==> flow/design.v <==
module dual_port_ram #(
  parameter DATA_WIDTH = 8,
  parameter ADDR_WIDTH = 6
)(
  input logic clk,
  input logic rst,
  input logic [DATA_WIDTH-1 : 0] data1,
  input logic [ADDR_WIDTH-1 : 0] addr1,
  input logic enable1,
  input logic [DATA_WIDTH-1 : 0] data2,
  input logic [ADDR_WIDTH-1 : 0] addr2,
  input logic enable2,
  output logic [DATA_WIDTH-1 : 0] q1,
  output logic [DATA_WIDTH-1 : 0] q2
);
  logic [DATA_WIDTH-1 : 0] ram[0 : 2**(ADDR_WIDTH)-1];
  always@(posedge clk) begin
    if(rst) begin
      q1 <= 0;
      q2 <= 0;
    end else begin
      if (enable1) begin
        ram[addr1] <= data1;
      end else begin
        q1 <= ram[addr1];
      end 
      if (enable2) begin
        ram[addr2] <= data2;
      end else begin
        q2 <= ram[addr2];
      end 
    end 
  end
endmodule
## Reports on dual_port_ram

Module dual_port_ram before and after one edit of its RTL, step after step.
"original" refers to lines of the RTL above, "edited" to lines of the edited file.
"change": "edited" minus "original" as printed here.
Library cell names are shortened.
A cell with - has no value.

- Top module: dual_port_ram
- Clock input: clk
- Cell library: sky130hd
- Corner: tt_025C_1v80

## Edit of the RTL

The edit as a unified diff against the file above.
A script made this edit. It was not meant as an optimisation and need not keep what the design does.

```diff
@@ -1,5 +1,5 @@
 module dual_port_ram #(
   parameter DATA_WIDTH = 8,
-  parameter ADDR_WIDTH = 6
+  parameter ADDR_WIDTH = 7
 )(
   input logic clk,
```

## Elaborated design

Counts by Yosys on the flattened word-level netlist (proc, flatten, opt, wreduce; memories kept). Register bits leave out memories and registers merged into their read ports (data or address); mux counts leave out enables and synchronous resets folded into registers. Print and check cells are left out. Cells with the same type and inputs are merged into one.
Memory sizes are those after Yosys's memory passes, which may raise the word count (mostly to a power of two), join words into wider ones and drop unused or constant bits.

Storage and ports:

| element | original | edited | change |
|---|---|---|---|
| bits in writable memories | 512 | 1024 | +512 |
| word-level cells | 15 | 15 | 0 |
| bits in registers | 0 | 0 | 0 |
| output and inout port bits | 16 | 16 | 0 |
| bits of input ports | 32 | 34 | +2 |
| memory cells | 1 | 1 | 0 |
| word width x clocked read ports | 16 | 16 | 0 |

Memory list:

| element | original | edited |
|---|---|---|
| words x width with read and write ports | ram 64x8 r2 w2 | ram 128x8 r2 w2 |

Cells by class:

| element | original | edited | change |
|---|---|---|---|
| mux-type cells | 12 | 12 | 0 |
| reduce/logical cells | 2 | 2 | 0 |

Operators with widths:

| kind | original | edited | change |
|---|---|---|---|
| two-way mux 6 bit | 4 | 0 | -4 |
| two-way mux 7 bit | 0 | 4 | +4 |
| two-way mux 1 bit | 4 | 4 | 0 |
| two-way mux 8 bit | 4 | 4 | 0 |
| zero test 1 bit | 2 | 2 | 0 |

## Depth

Longest topological path by Yosys (ltp), each cell counted once; first at word level (registers and memories cut), then after technology mapping (sequential cells cut; the memories' decode and read muxes count).

Depth:

| element | original | edited | change |
|---|---|---|---|
| depth after elaboration | 2 | 2 | 0 |
| ABC_AREA | 0 | 0 | - |
| gate-level depth with buffers | 10 | 12 | +2 |
| depth with buffers taken out | 6 | 7 | +1 |

## After synthesis

Source: synth_stat.txt of the flow (Yosys; design flattened, memories mapped). It holds for the ABC_AREA given above (unset counts as 0); a run with the other value may have another netlist.

Mapped netlist:

| element | original | edited | change |
|---|---|---|---|
| sequential area (mm²) | 0.0156951 | 0.0310698 | +0.0153747 |
| buffers | 281 | 557 | +276 |
| standard cells after synthesis | 2444 | 4749 | +2305 |
| chip area (Yosys) (mm²) | 0.0318443 | 0.0630755 | +0.0312312 |
| flip-flop cells | 528 | 1040 | +512 |

Cells by type:

| type | original | edited | change |
|---|---|---|---|
| mux2_2 | 561 | 1167 | +606 |
| edfxtp_1 | 512 | 1024 | +512 |
| clkbuf_1 | 156 | 314 | +158 |
| a221oi_1 | 130 | 285 | +155 |
| nand2_1 | 94 | 207 | +113 |
| mux4_2 | 67 | 167 | +100 |
| o21ai_0 | 80 | 171 | +91 |
| mux2i_1 | 93 | 163 | +70 |
| buf_2 | 71 | 140 | +69 |
| nor2_1 | 72 | 138 | +66 |
| o22ai_1 | 62 | 114 | +52 |
| buf_4 | 18 | 68 | +50 |
| a22oi_1 | 71 | 120 | +49 |
| nand2_2 | 1 | 40 | +39 |
| o221ai_1 | 12 | 42 | +30 |
| nor2_2 | 29 | 51 | +22 |
| a221o_1 | 24 | 44 | +20 |
| a211oi_1 | 4 | 19 | +15 |

The list need not be complete.

## Path before layout

Path of least setup slack by OpenSTA after synthesis, without wires, with an ideal clock, recovery checks aside; 20% of the period is set as input and as output delay. Where synthesis merged equal registers, the netlist keeps one of their names.

Path after synthesis:

| element | original | edited | change |
|---|---|---|---|
| path type | input to register | input to register | - |
| start | input port enable1 | input port addr1[2] | - |
| end | memory ram[3][0] | memory ram[26][0] | - |
| clock period (ns) | 10.0 | 10.0 | 0.0 |
| launch time at the first pin (ns) | 2.000 | 2.000 | 0.000 |
| buffers on the path | 1 | 5 | +4 |
| data required time (ns) | 9.612 | 9.616 | +0.004 |
| arrival time (ns) | 3.723 | 3.949 | +0.226 |
| path delay (ns) | 2.111 | 2.333 | +0.222 |
| setup slack (ns) | 5.889 | 5.667 | -0.222 |
| stages on the path | 5 | 8 | +3 |
| setup time (ns) | 0.388 | 0.384 | -0.004 |
| input delay (ns) | 2.000 | 2.000 | 0.000 |
| synthesis period reached (ns) | 4.111 | 4.333 | +0.222 |

"path delay" = arrival - input delay + setup time.
"stages on the path": output pins that drive a net of the path, with the launching flip-flop's if there is one; two outputs of one cell count as two.
"synthesis period reached" = period - worst setup slack (recovery checks aside). The figure is calculated, with input and output delays left at 20% of the set period.
The rows between start and end are the longest chain of elaborated cells between them; the timing report does not say that the signal goes this way. Where chains are equally long, one stands for them.
Each line given opens the expression or statement behind the cell; cells for indexed reads and writes are added by Yosys, which also makes memories of some case tables.
original: The path ends at the enable pin of a flip-flop; only ways to that pin are counted.

Between the ends, after synthesis, original:
- Cell sequence: buf_2 -> clkinv_1 -> nor2_1 -> nand3_1 -> o32ai_1
- Length of the longest elaborated chain: 2
- Elaborated cells between the ends (all ways): 4
- RTL lines with such cells: 2
- Those cells by class: mux: 4

Ends and longest elaborated chain, after synthesis, original:

| element | line | source |
|---|---|---|
| from (decl) | 9 | `input logic enable1,` |
| two-way mux 6 bit | 22 | `if (enable1) begin` |
| two-way mux 6 bit | 18 | `if(rst) begin` |
| to (decl) | 16 | `logic [DATA_WIDTH-1 : 0] ram[0 : 2**(ADDR_WIDTH)-1];` |

Between the ends, after synthesis, edited:
- Cell sequence: buf_4 -> buf_4 -> buf_2 -> buf_2 -> nor3_1 -> nand2_1 -> clkbuf_1 -> o21ai_0
- Length of the longest elaborated chain: 2
- Elaborated cells between the ends (all ways): 2
- RTL lines with such cells: 2
- Those cells by class: mux: 2

Ends and longest elaborated chain, after synthesis, edited:

| element | line | source |
|---|---|---|
| from (decl) | 8 | `input logic [ADDR_WIDTH-1 : 0] addr1,` |
| two-way mux 7 bit | 22 | `if (enable1) begin` |
| two-way mux 7 bit | 18 | `if(rst) begin` |
| to (decl) | 16 | `logic [DATA_WIDTH-1 : 0] ram[0 : 2**(ADDR_WIDTH)-1];` |

## Path in the finished layout

Path of least setup slack in the final report of each run of pair 1 (OpenROAD, finished layout, wires in). Where an end is a register, its clock arrival counts in the times.

Path after layout:

| element | original | edited | change |
|---|---|---|---|
| path type | input to register | input to register | - |
| start | input port addr1[0] | input port addr2[3] | - |
| end | register q1[5] | memory ram[44][0] | - |
| clock period (ns) | 5.44 | 5.44 | 0.00 |
| setup slack (ns) | 1.52 | 1.03 | -0.49 |
| input delay (ns) | 1.09 | 1.09 | 0.00 |
| launch time at the first pin (ns) | 1.09 | 1.09 | 0.00 |
| data required time (ns) | 5.91 | 5.93 | +0.02 |
| buffers on the path | 2 | 2 | 0 |
| setup time (ns) | 0.16 | 0.29 | +0.13 |
| stages on the path | 8 | 6 | -2 |
| arrival time (ns) | 4.39 | 4.90 | +0.51 |

The rows between start and end are the longest chain of elaborated cells between them; the timing report does not say that the signal goes this way. Where chains are equally long, one stands for them.

Between the ends, after layout, original:
- Cell sequence: buf_4 -> buf_4 -> inv_2 -> a221o_1 -> a221oi_1 -> a31oi_1 -> a2111oi_0 -> a41oi_1

Ends and longest elaborated chain, after layout, original:

| element | line | source |
|---|---|---|
| from (decl) | 8 | `input logic [ADDR_WIDTH-1 : 0] addr1,` |
| to (decl) | 13 | `output logic [DATA_WIDTH-1 : 0] q1,` |

original: Chain of elaborated cells between the ends: none given.

Between the ends, after layout, edited:
- Cell sequence: buf_2 -> nand2b_1 -> nor2_1 -> nand2_1 -> o21ai_0 -> buf_4
- Length of the longest elaborated chain: 2
- Elaborated cells between the ends (all ways): 2
- RTL lines with such cells: 2
- Those cells by class: mux: 2

Ends and longest elaborated chain, after layout, edited:

| element | line | source |
|---|---|---|
| from (decl) | 11 | `input logic [ADDR_WIDTH-1 : 0] addr2,` |
| two-way mux 7 bit | 27 | `if (enable2) begin` |
| two-way mux 7 bit | 18 | `if(rst) begin` |
| to (decl) | 16 | `logic [DATA_WIDTH-1 : 0] ram[0 : 2**(ADDR_WIDTH)-1];` |

## Flow runs

Both versions went through the flow (Yosys, OpenROAD) with the same settings in each pair. Constraints: input delay and output delay 20% of the set period each, output load 0.01 pF.

Flow settings, pair 1:
- CORE_UTILIZATION: 30
- period_ns: 5.44
- CAP_MARGIN: 20
- CORE_MARGIN: 2
- SLEW_MARGIN: 20

Final reports, pair 1:

| element | original | edited | change |
|---|---|---|---|
| worst hold slack after layout (ns) | 0.626 | 0.594 | -0.032 |
| sum of negative setup slack (ns) | 0.000 | 0.000 | 0.000 |
| total power after layout (W) | 0.009963 | 0.019872 | +0.009909 |
| area of the synthesized netlist (mm²) | 0.0318443 | 0.0630755 | +0.0312312 |
| post-route utilization (%) | 34.2 | 34.3 | +0.1 |
| setup slack of the worst path (ns) | 1.522 | 1.027 | -0.495 |
| std-cell area (final layout) (mm²) | 0.0359595 | 0.0717063 | +0.0357468 |
| die area (mm²) | 0.108771 | 0.213934 | +0.105163 |

Flow settings, pair 2:
- CELL_PAD_IN_SITES_DETAIL_PLACEMENT: 0
- CORE_ASPECT_RATIO: 0.5
- CORE_UTILIZATION: 23
- MAX_ROUTING_LAYER: met4
- PLACE_DENSITY: 0.62
- period_ns: 4.39
- CAP_MARGIN: 20
- CORE_MARGIN: 2
- SLEW_MARGIN: 20

Final reports, pair 2:

| element | original | edited | change |
|---|---|---|---|
| worst hold slack after layout (ns) | 0.594 | 0.526 | -0.068 |
| sum of negative setup slack (ns) | 0.000 | 0.000 | 0.000 |
| total power after layout (W) | 0.012473 | 0.025053 | +0.012580 |
| area of the synthesized netlist (mm²) | 0.0318443 | 0.0630755 | +0.0312312 |
| post-route utilization (%) | 27.2 | 27.2 | 0.0 |
| setup slack of the worst path (ns) | 1.139 | 0.259 | -0.880 |
| std-cell area (final layout) (mm²) | 0.037297 | 0.074041 | +0.036744 |
| die area (mm²) | 0.141627 | 0.278702 | +0.137075 |

"total power after layout" rests on the timing tool's default activity at the inputs, not on a simulated workload.
